==> flow/design.v <==
module adder #(parameter N = 64)
					(input logic [N-1:0] a, b,
					output logic [N-1:0] y);
	assign y = a + b;
endmodule
module alu (input logic [63:0] a, input logic [63:0] b, input logic [3:0] ALUControl,
				output logic [63:0] result, output logic zero);
	always_comb begin
		casez(ALUControl)
			4'b0000: result = a & b;
			4'b0001: result = a | b;
			4'b0010: result = a + b;
			4'b0110: result = a - b;
			4'b0111: result = b;
			default : result = 64'b1;
		endcase
		zero = result === '0 ? '1 : '0;
	end
endmodule
module aludec (input  logic [10:0] funct,  
					input  logic [1:0]  aluop,  
					output logic [3:0] alucontrol);  				
	always_comb
		if (aluop == 2'b00) alucontrol = 4'b0010;			 
		else if (aluop == 2'b01) alucontrol = 4'b0111; 	 
		else if((aluop == 2'b10)  & (funct == 11'b10001011000)) alucontrol = 4'b0010;	 
		else if((aluop == 2'b10)  & (funct == 11'b11001011000)) alucontrol = 4'b0110;	 
		else if((aluop == 2'b10)  & (funct == 11'b10001010000)) alucontrol = 4'b0000;	 
		else if((aluop == 2'b10)  & (funct == 11'b10101010000)) alucontrol = 4'b0001;	 
		else if((aluop == 2'b10)  & (funct == 11'b10010001000 || funct == 11'b10010001001)) alucontrol = 4'b0010;  
		else if((aluop == 2'b10)  & (funct == 11'b11010001000 || funct == 11'b11010001001)) alucontrol = 4'b0110;  
		else alucontrol = 4'b0000;
endmodule
module maindec(
    input logic [10:0] Op,
    output logic Reg2Loc, 
    output logic ALUSrc, 
    output logic MemtoReg, 
    output logic RegWrite, 
    output logic MemRead, 
    output logic MemWrite, 
    output logic Branch,
    output logic [1:0] ALUOp
);
    always_comb begin
        casez (Op)
            11'b111_1100_0010: {Reg2Loc, ALUSrc, MemtoReg, RegWrite, MemRead, MemWrite, Branch, ALUOp} = 9'b011110000; 
            11'b111_1100_0000: {Reg2Loc, ALUSrc, MemtoReg, RegWrite, MemRead, MemWrite, Branch, ALUOp} = 9'b110001000;
            11'b101_1010_0???: {Reg2Loc, ALUSrc, MemtoReg, RegWrite, MemRead, MemWrite, Branch, ALUOp} = 9'b100000101;
            11'b100_0101_1000, 
            11'b110_0101_1000, 
            11'b100_0101_0000, 
            11'b101_0101_0000: {Reg2Loc, ALUSrc, MemtoReg, RegWrite, MemRead, MemWrite, Branch, ALUOp} = 9'b000100010;
				11'b100_1000_100?,
				11'b110_1000_100?: {Reg2Loc, ALUSrc, MemtoReg, RegWrite, MemRead, MemWrite, Branch, ALUOp} = 9'b010100010;
            default: {Reg2Loc, ALUSrc, MemtoReg, RegWrite, MemRead, MemWrite, Branch, ALUOp} = 9'b000000000;
        endcase
    end
endmodule
module controller(input logic [10:0] instr,
						output logic [3:0] AluControl,						
						output logic reg2loc, regWrite, AluSrc, Branch,
											memtoReg, memRead, memWrite);
	logic [1:0] AluOp_s;
	maindec 	decPpal 	(.Op(instr), 
							.Reg2Loc(reg2loc), 
							.ALUSrc(AluSrc), 
							.MemtoReg(memtoReg), 
							.RegWrite(regWrite), 
							.MemRead(memRead), 
							.MemWrite(memWrite), 
							.Branch(Branch), 
							.ALUOp(AluOp_s));	
	aludec 	decAlu 	(.funct(instr), 
							.aluop(AluOp_s), 
							.alucontrol(AluControl));
endmodule
module flopr #(parameter N = 64) (input logic clk,
					input logic reset,
					input logic [N-1:0] d,
					output logic [N-1:0] q);
			always_ff @(posedge clk, posedge reset)
				if (reset) q <= 4'b0;
				else q <= d;
endmodule
module mux2 #(parameter N = 64)
				(input logic [N-1:0] d0, d1,
				input logic s,
				output logic [N-1:0] y);
	assign y = s ? d1 : d0;
endmodule
module sl2 #(parameter N = 64)
				(input logic [N-1:0] a,					
				output logic [N-1:0] y);
	assign y[0] = 1'b0;
	assign y[1] = 1'b0;
	assign y[63:2] = a[61:0];
endmodule
module signext(input logic [31:0] a, output logic [63:0] y);
	always_comb
		casez(a[31:21])
			11'b11111000010,  
			11'b11111000000:  
				y = {{55{a[20]}}, a[20:12]};  
			11'b10110100???:  
				y = {{45{a[23]}}, a[23:5]};  
			11'b100_1000_100?, 11'b110_1000_100?:  
				y = {{52{a[21]}}, a[21:10]};  
			default: y = 0;
		endcase
endmodule
module regfile(input logic clk, input logic we3, input logic [4:0] ra1,
					input logic [4:0] ra2, input logic [4:0] wa3, input logic [63:0] wd3,
					output logic [63:0] rd1, output logic [63:0] rd2);
	logic [63:0] registers [0:30];
	always @(*) begin
	  rd1 <= (ra1 == 5'd31) ? 64'd0 : registers[ra1];
	  rd2 <= (ra2 == 5'd31) ? 64'd0 : registers[ra2];
	end
	always_ff @(posedge clk) begin
	  if (we3 == 1 && wa3 != 5'd31) begin
			registers[wa3] <= wd3;
	  end
	end
endmodule
module fetch #(parameter N = 64)(input logic PCSrc_F,clk,reset,
					input logic [N-1:0] PCBranch_F,
					output logic [N-1:0] imem_addr_F);
	logic [N-1:0] add_out;
	logic [N-1:0] mux2_out;
	mux2 #(N) mux(add_out, PCBranch_F, PCSrc_F, mux2_out);
	flopr #(N) pc(clk, reset, mux2_out, imem_addr_F);
	adder #(N) add(imem_addr_F, N'('d4), add_out);
endmodule
module decode #(parameter N = 64)
					(input logic regWrite_D, reg2loc_D, clk,
					input logic [N-1:0] writeData3_D,
					input logic [31:0] instr_D,
					output logic [N-1:0] signImm_D, readData1_D, readData2_D, 
					input logic [4:0] wa3_D);  
	logic [4:0] ra2;			
	mux2 	#(5) 	ra2mux	(.d0(instr_D[20:16]), .d1(instr_D[4:0]), .s(reg2loc_D), .y(ra2));
	regfile 		registers(.clk(clk), .we3(regWrite_D), .ra1(instr_D[9:5]), .ra2(ra2), .wa3(wa3_D), 
								 .wd3(writeData3_D), .rd1(readData1_D), .rd2(readData2_D));
	signext 		ext		(.a(instr_D), .y(signImm_D));	
endmodule
module execute #(parameter N = 64)  
(
					input logic AluSrc,
					input logic [3:0] AluControl,
					input logic [N-1:0] PC_E, signImm_E, readData1_E, readData2_E,
					output logic [N-1:0] PCBranch_E, aluResult_E, writeData_E,
					output logic zero_E
	);
	logic [N-1:0] MUX_out;
	logic [N-1:0] sl2_out;
	sl2 sl2(signImm_E,sl2_out);
	mux2 mux(readData2_E, signImm_E, AluSrc, MUX_out);
	adder adder(PC_E,sl2_out,PCBranch_E);
	alu alu(readData1_E,MUX_out,AluControl,aluResult_E, zero_E);
	assign writeData_E = readData2_E;
endmodule
module memory 	(input logic Branch_M, zero_M,					
					output logic PCSrc_M);
	assign PCSrc_M = Branch_M & zero_M;
endmodule
module writeback #(parameter N = 64)
					(input logic [N-1:0] aluResult_W, DM_readData_W,
					input logic memtoReg,
					output logic [N-1:0] writeData3_W);					
	mux2 #(64) MtoRmux (.d0(aluResult_W), .d1(DM_readData_W), .s(memtoReg), .y(writeData3_W));
endmodule
module datapath #(parameter N = 64)
					(input logic reset, clk,
					input logic reg2loc,									
					input logic AluSrc,
					input logic [3:0] AluControl,
					input logic	Branch,
					input logic memRead,
					input logic memWrite,
					input logic regWrite,	
					input logic memtoReg,									
					input logic [31:0] IM_readData,
					input logic [N-1:0] DM_readData,
					output logic [N-1:0] IM_addr, DM_addr, DM_writeData,
					output logic DM_writeEnable, DM_readEnable );					
	logic PCSrc;
	logic [N-1:0] PCBranch_E, aluResult_E, writeData_E, writeData3; 
	logic [N-1:0] signImm_D, readData1_D, readData2_D;
	logic zero_E;
	logic [95:0] qIF_ID;
	logic [270:0] qID_EX;
	logic [202:0] qEX_MEM;
	logic [134:0] qMEM_WB;
	fetch 	#(64) 	FETCH 	(.PCSrc_F(PCSrc),
										.clk(clk),
										.reset(reset),
										.PCBranch_F(qEX_MEM[197:134]),
										.imem_addr_F(IM_addr));								
	flopr 	#(96)		IF_ID 	(.clk(clk),
										.reset(reset), 
										.d({IM_addr, IM_readData}),
										.q(qIF_ID));
	decode 	#(64) 	DECODE 	(.regWrite_D(qMEM_WB[134]),
										.reg2loc_D(reg2loc), 
										.clk(clk),
										.writeData3_D(writeData3),
										.instr_D(qIF_ID[31:0]), 
										.signImm_D(signImm_D), 
										.readData1_D(readData1_D),
										.readData2_D(readData2_D),
										.wa3_D(qMEM_WB[4:0]));				
	flopr 	#(271)	ID_EX 	(.clk(clk),
										.reset(reset), 
										.d({AluSrc, AluControl, Branch, memRead, memWrite, regWrite, memtoReg,	
											qIF_ID[95:32], signImm_D, readData1_D, readData2_D, qIF_ID[4:0]}),
										.q(qID_EX));	
	execute 	#(64) 	EXECUTE 	(.AluSrc(qID_EX[270]),
										.AluControl(qID_EX[269:266]),
										.PC_E(qID_EX[260:197]), 
										.signImm_E(qID_EX[196:133]), 
										.readData1_E(qID_EX[132:69]), 
										.readData2_E(qID_EX[68:5]), 
										.PCBranch_E(PCBranch_E), 
										.aluResult_E(aluResult_E), 
										.writeData_E(writeData_E), 
										.zero_E(zero_E));											
	flopr 	#(203)	EX_MEM 	(.clk(clk),
										.reset(reset), 
										.d({qID_EX[265:261], PCBranch_E, zero_E, aluResult_E, writeData_E, qID_EX[4:0]}),
										.q(qEX_MEM));	
	memory				MEMORY	(.Branch_M(qEX_MEM[202]), 
										.zero_M(qEX_MEM[133]), 
										.PCSrc_M(PCSrc));
	assign DM_writeData = qEX_MEM[68:5];
	assign DM_addr = qEX_MEM[132:69];
	assign DM_writeEnable = qEX_MEM[200];
	assign DM_readEnable = qEX_MEM[201];
	flopr 	#(135)	MEM_WB 	(.clk(clk),
										.reset(reset), 
										.d({qEX_MEM[199:198], qEX_MEM[132:69],	DM_readData, qEX_MEM[4:0]}),
										.q(qMEM_WB));
	writeback #(64) 	WRITEBACK (.aluResult_W(qMEM_WB[132:69]), 
										.DM_readData_W(qMEM_WB[68:5]), 
										.memtoReg(qMEM_WB[133]), 
										.writeData3_W(writeData3));		
endmodule
module processor_arm #(parameter N = 64)
							(input logic CLOCK_50, reset,
							output logic [N-1:0] IM_addr,
							input  logic [31:0] IM_readData,
							output logic [N-1:0] DM_writeData, DM_addr,
							output logic DM_writeEnable, DM_readEnable,
							input  logic [N-1:0] DM_readData);
	logic [31:0] q;
	logic [3:0] AluControl;
	logic reg2loc, regWrite, AluSrc, Branch, memtoReg, memRead, memWrite;
	logic [10:0] instr;
	assign q = IM_readData;
	controller 		c 			(.instr(instr), 
									.AluControl(AluControl), 
									.reg2loc(reg2loc), 
									.regWrite(regWrite), 
									.AluSrc(AluSrc), 
									.Branch(Branch),
									.memtoReg(memtoReg), 
									.memRead(memRead), 
									.memWrite(memWrite));
	datapath #(64) dp 		(.reset(reset), 
									.clk(CLOCK_50), 
									.reg2loc(reg2loc), 
									.AluSrc(AluSrc), 
									.AluControl(AluControl), 
									.Branch(Branch), 
									.memRead(memRead),
									.memWrite(memWrite), 
									.regWrite(regWrite), 
									.memtoReg(memtoReg), 
									.IM_readData(q), 
									.DM_readData(DM_readData), 
									.IM_addr(IM_addr), 
									.DM_addr(DM_addr), 
									.DM_writeData(DM_writeData), 
									.DM_writeEnable(DM_writeEnable), 
									.DM_readEnable(DM_readEnable));				
	flopr #(11)		IF_ID_TOP(.clk(CLOCK_50),
									.reset(reset), 
									.d(q[31:21]), 
									.q(instr));
endmodule
# Reports on processor_arm
# The steps from the RTL of processor_arm to its reports follow in flow order.
# Line numbers count from 1 in the design file above.
# Operators carry their Yosys type and port widths (W data, S select, Z words).
# A cell with -- has no value.
# design
top_module,processor_arm
clock_port,CLOCK_50
library,sky130hd
lib_corner,tt_025C_1v80

# Word level
# Source: Yosys, flattened and elaborated, memories not mapped. Widths are those after wreduce; folded enables and synchronous resets count as part of the registers. Registers that Yosys merges into a memory's read port (data or address) are not register bits. Print and check cells do not count. Equal cells are merged and count once.
# Memory sizes are those after Yosys's memory passes, which may raise the word count (mostly to a power of two), join words into wider ones and drop unused or constant bits.
# classes
add_sub_neg,4
n_mul,0
n_div,0
compare,0
n_eq,28
shift,0
n_mux,21
bitwise,9
n_reduce_logical,9
# ops
op,n
$mux W64,6
$pmux W64 S5,1
$pmux W64 S3,1
$eq A11 B11 Y1 const B,12
$add A64 B64 Y64,2
$eqx A64 B1 Y1 const B,1
$add A64 B3 Y64 const B,1
$sub A64 B64 Y64,1
$and A64 B64 Y64,1
$or A64 B64 Y64,1
$pmux W9 S5,1
$eq A10 B10 Y1 const B,4
$mux W3,8
$eq A8 B8 Y1 const B,2
$eq A5 B5 Y1 const B,2
$mux W5,2
$eq A4 B3 Y1 const B,2
$and A1 B1 Y1,7
$reduce_or A2 Y1,3
$ne A5 B5 Y1 const B,1
$eq A4 B1 Y1 const B,1
$eq A4 B2 Y1 const B,1
$logic_not A4 Y1,1
$reduce_or A4 Y1,1
$logic_or A1 B1 Y1,2
$eq A2 B1 Y1 const B,1
$eq A2 B2 Y1 const B,1
$logic_not A2 Y1,1
# Not listed: further kinds 2, cells in them 3.
# word_totals
reg_bits,780
latch_bits,0
ram_bits,1984
romBits,0
clocked_rd_ports_x_width,0
mem_count,1
word_cells,78
# memory_table
name,size,word_bits,read_ports,write_ports,line,text
dp.DECODE.registers.registers,31,64,2,1,115,logic [63:0] registers [0:30];

# Logic depth
# Longest topological path by Yosys (ltp), each cell counted once; first at word level (registers and memories cut), then after technology mapping (sequential cells cut; the memories' decode and read muxes count).
# logic_depth
depth_word,13
abc_area,0
depth_mapped,30

# Mapped cells and area
# Yosys stat after the flow's synthesis: flattened, memories mapped to cells. It holds for the ABC_AREA given above (unset counts as 0); a run with the other value may have another netlist.
# The area totals of this step are shown rounded.
# by_type
cell,n
sky130_fd_sc_hd__edfxtp_1,1984
sky130_fd_sc_hd__dfrtp_1,721
sky130_fd_sc_hd__mux4_2,576
sky130_fd_sc_hd__nand2_1,2265
sky130_fd_sc_hd__a311oi_1,386
sky130_fd_sc_hd__nand3_1,577
sky130_fd_sc_hd__clkbuf_1,613
sky130_fd_sc_hd__ha_1,128
sky130_fd_sc_hd__a21oi_1,315
sky130_fd_sc_hd__mux2i_1,157
sky130_fd_sc_hd__nor2_1,391
sky130_fd_sc_hd__and3_1,218
sky130_fd_sc_hd__o21ai_0,258
sky130_fd_sc_hd__xnor2_1,124
sky130_fd_sc_hd__a31oi_1,155
sky130_fd_sc_hd__buf_4,128
sky130_fd_sc_hd__mux2_2,81
sky130_fd_sc_hd__xor2_1,94
# Not listed: further types 71, cells in them 949.
# synth_totals
cells,10120
synth_area_um2,128000
sequential_area_um2,77600
ff_cells,2705
# By module: a second synthesis without flattening, with its own total; a netlist apart from the flattened one above.
# hier_totals
cells_unflattened,8426
area_unflattened_um2,132000
# Rows give one instance, submodules left out.
# by_module
module,instances,n_cells,area_um2,mod_seq_area_um2
regfile,1,4879,91900,59600
alu,1,1120,7500,0.0
flopr #(N=271),1,272,6790,6780
flopr #(N=203),1,204,5080,5080
adder #(N=64),1,579,3900,0.0
adder,1,579,3900,0.0
flopr #(N=135),1,136,3380,3380
flopr #(N=96),1,97,2410,2400
mux2 #(N=64),2,71,1080,0.0
flopr #(N=64),1,65,1610,1600
mux2,1,71,1080,0.0
signext,1,97,751,0.0
sl2,1,65,484,0.0
execute #(N=64),1,64,480,0.0
# Modules not listed: 11.

# Path before layout
# Path of least setup slack by OpenSTA after synthesis, without wires, with an ideal clock, recovery checks aside; 20% of the period is set as input and as output delay. Where synthesis merged equal registers, the netlist keeps one of their names.
# synth_timing
path_type,register to register
from,register dp.ID_EX.q[270]
to,register dp.EX_MEM.q[133]
period_ps,10000
setup_time_ps,96
arrival_time_ps,7476
path_slack_ps,2428
path_delay_ps,7572
driving_pins,31
n_path_buf,3
synth_period_reached_ps,7572
# "path_delay_ps" is the arrival time less input delay plus setup time.
# "driving_pins": output pins that drive a net of the path, with the launching flip-flop's if there is one; two outputs of one cell count as two.
# "synth_period_reached_ps" is the clock period less the worst setup slack; recovery checks do not enter. This is arithmetic on one report: input and output delays are still those of the set period (20% each).
# Between the ends stands the longest chain of elaborated cells between them, by number of cells; it is not shown to be the way that was timed. Of several equally long chains one is given.
# A line is the first line of the expression or statement that the cell stems from. Yosys adds cells for indexed reads and writes and turns some case tables into memories.
# synth_between
path_cell_list,sky130_fd_sc_hd__dfrtp_1 sky130_fd_sc_hd__buf_6 sky130_fd_sc_hd__buf_2 sky130_fd_sc_hd__mux2_2 sky130_fd_sc_hd__inv_1 sky130_fd_sc_hd__ha_1 sky130_fd_sc_hd__o21ai_0 sky130_fd_sc_hd__o21bai_1 sky130_fd_sc_hd__nor4_2 sky130_fd_sc_hd__and3_1 sky130_fd_sc_hd__nand3_1 sky130_fd_sc_hd__nand3b_1 sky130_fd_sc_hd__or4_1 sky130_fd_sc_hd__nor3_1 sky130_fd_sc_hd__o2111ai_1 sky130_fd_sc_hd__nand2_1 sky130_fd_sc_hd__xor2_1 sky130_fd_sc_hd__ha_1 sky130_fd_sc_hd__clkbuf_1 sky130_fd_sc_hd__a21o_1 sky130_fd_sc_hd__a21o_1 sky130_fd_sc_hd__a221oi_1 sky130_fd_sc_hd__o21ai_0 sky130_fd_sc_hd__a2111oi_0 sky130_fd_sc_hd__o31ai_1 sky130_fd_sc_hd__xnor2_1 sky130_fd_sc_hd__a221o_1 sky130_fd_sc_hd__or4b_1 sky130_fd_sc_hd__or4_1 sky130_fd_sc_hd__or4_1 sky130_fd_sc_hd__nor4_2
elab_chain_len,5
cells_between,8
lines_between,7
cone_classes,add/sub: 2; eq/ne: 1; mux: 3; logic: 2
# synth_lines
element,line,text
"start, declared",81,output logic [N-1:0] q);
"start, assigned",83,if (reset) q <= 4'b0;
"start, assigned",84,else q <= d;
$mux W64,90,assign y = s ? d1 : d0;
$sub A64 B64 Y64,13,4'b0110: result = a - b;
$pmux W64 S5,9,casez(ALUControl)
$eqx A64 B1 Y1,17,zero = result === '0 ? '1 : '0;
$mux W1,17,
"end, assigned",83,
"end, assigned",84,
"end, declared",81,

# Path in the finished layout
# From the final timing report of flow run 1: the path of least setup slack in the routed layout; clock arrival at registers is part of the times.
# The path's times are printed in steps of 10 ps; the period is the one set.
# layout_timing
path_type,register to register
from,register dp.ID_EX.q[270]
to,register dp.EX_MEM.q[133]
period_ps,9500
setup_time_ps,90
arrival_time_ps,9880
path_slack_ps,460
driving_pins,26
n_path_buf,2
# Between the ends stands the longest chain of elaborated cells between them, by number of cells; it is not shown to be the way that was timed. Of several equally long chains one is given.
# layout_between
path_cell_list,sky130_fd_sc_hd__dfrtp_4 sky130_fd_sc_hd__buf_6 sky130_fd_sc_hd__mux2i_1 sky130_fd_sc_hd__o211ai_1 sky130_fd_sc_hd__nor3_1 sky130_fd_sc_hd__nand4_1 sky130_fd_sc_hd__buf_4 sky130_fd_sc_hd__nor2_1 sky130_fd_sc_hd__nand4b_1 sky130_fd_sc_hd__or3b_2 sky130_fd_sc_hd__o31ai_1 sky130_fd_sc_hd__o21ai_0 sky130_fd_sc_hd__xnor2_1 sky130_fd_sc_hd__ha_1 sky130_fd_sc_hd__a21oi_1 sky130_fd_sc_hd__o21ai_0 sky130_fd_sc_hd__a221oi_1 sky130_fd_sc_hd__o21ai_0 sky130_fd_sc_hd__a2111oi_1 sky130_fd_sc_hd__o31ai_1 sky130_fd_sc_hd__xnor2_1 sky130_fd_sc_hd__a221o_1 sky130_fd_sc_hd__or4b_1 sky130_fd_sc_hd__or4_1 sky130_fd_sc_hd__or4_1 sky130_fd_sc_hd__nor4_2
elab_chain_len,5
cells_between,8
lines_between,7
cone_classes,add/sub: 2; eq/ne: 1; mux: 3; logic: 2
# layout_lines
element,line,text
"start, declared",81,output logic [N-1:0] q);
"start, assigned",83,if (reset) q <= 4'b0;
"start, assigned",84,else q <= d;
$mux W64,90,assign y = s ? d1 : d0;
$sub A64 B64 Y64,13,4'b0110: result = a - b;
$pmux W64 S5,9,casez(ALUControl)
$eqx A64 B1 Y1,17,zero = result === '0 ? '1 : '0;
$mux W1,17,
"end, assigned",83,
"end, assigned",84,
"end, declared",81,

# processor_arm through Yosys and OpenROAD on sky130hd: 5 stored runs, unordered, with their settings and measured results. The constraints put input and output delay at 20% of the set period each and load the outputs with 0.01 pF.
# By "period_reached_ps" is meant the clock period of the run minus its worst setup slack. This is arithmetic on one report: input and output delays are still those of the set period (20% each).
# "worst_path_time_ps" is the time allowed to the run's worst setup path (the clock period less input and output delay, where it has them) less its slack. Clock arrival times count: a late capture clock shortens it, a late launch clock lengthens it.
# "power_total_uw": no workload was simulated; the value follows from the tool's default switching activity.
# "worst_path_time_ps" is given in steps of 10 ps.
# Results are given in rounded form.
# Settings: - = not set for that run.
run name,CORE_UTILIZATION,period_ns,CAP_MARGIN,CORE_MARGIN,SLEW_MARGIN,CTS_CLUSTER_DIAMETER,CTS_CLUSTER_SIZE,GPL_ROUTABILITY_DRIVEN,GPL_TIMING_DRIVEN,MAX_ROUTING_LAYER,PLACE_DENSITY_LB_ADDON,SETUP_SLACK_MARGIN,TNS_END_PERCENT,ABC_AREA,CELL_PAD_IN_SITES_DETAIL_PLACEMENT,CELL_PAD_IN_SITES_GLOBAL_PLACEMENT,HOLD_SLACK_MARGIN,MIN_ROUTING_LAYER,CORE_ASPECT_RATIO,die_footprint_um2,layout_utilization_pct,yosys.chip_area_um2,cell_area_final_um2,final_setup_tns_ps,period_reached_ps,worst_path_time_ps,worst_setup_path_type,ws_setup_ps,power_total_uw,hold_ws_ps
flow run 1,40,9.5,20,2,20,-,-,-,-,-,-,-,-,-,-,-,-,-,-,324000,45.4,128000,145000,0,9040,9040,register to register,460,31600,334
flow run 2,34,9.6,20,2,20,219,75,1,0,met4,0.05,-0.13,40,-,-,-,-,-,-,381000,38.4,128000,144000,0,9520,9520,register to register,80,25400,370
flow run 3,46,10.6,20,2,20,106,-,0,1,met4,-,1.84,70,0,1,1,-0.03,met1,-,282000,52.0,128000,144000,0,8368,8370,register to register,2230,28600,334
flow run 4,40,10.6,20,2,20,-,-,-,-,-,-,-,-,-,-,-,-,-,-,324000,45.5,128000,145000,0,9192,9190,register to register,1410,28400,323
flow run 5,40,7.35,20,2,20,-,79,0,-,-,-,-,-,0,1,1,-,-,1.93,324000,45.9,128000,146000,-194,7544,7540,register to register,-194,40600,347
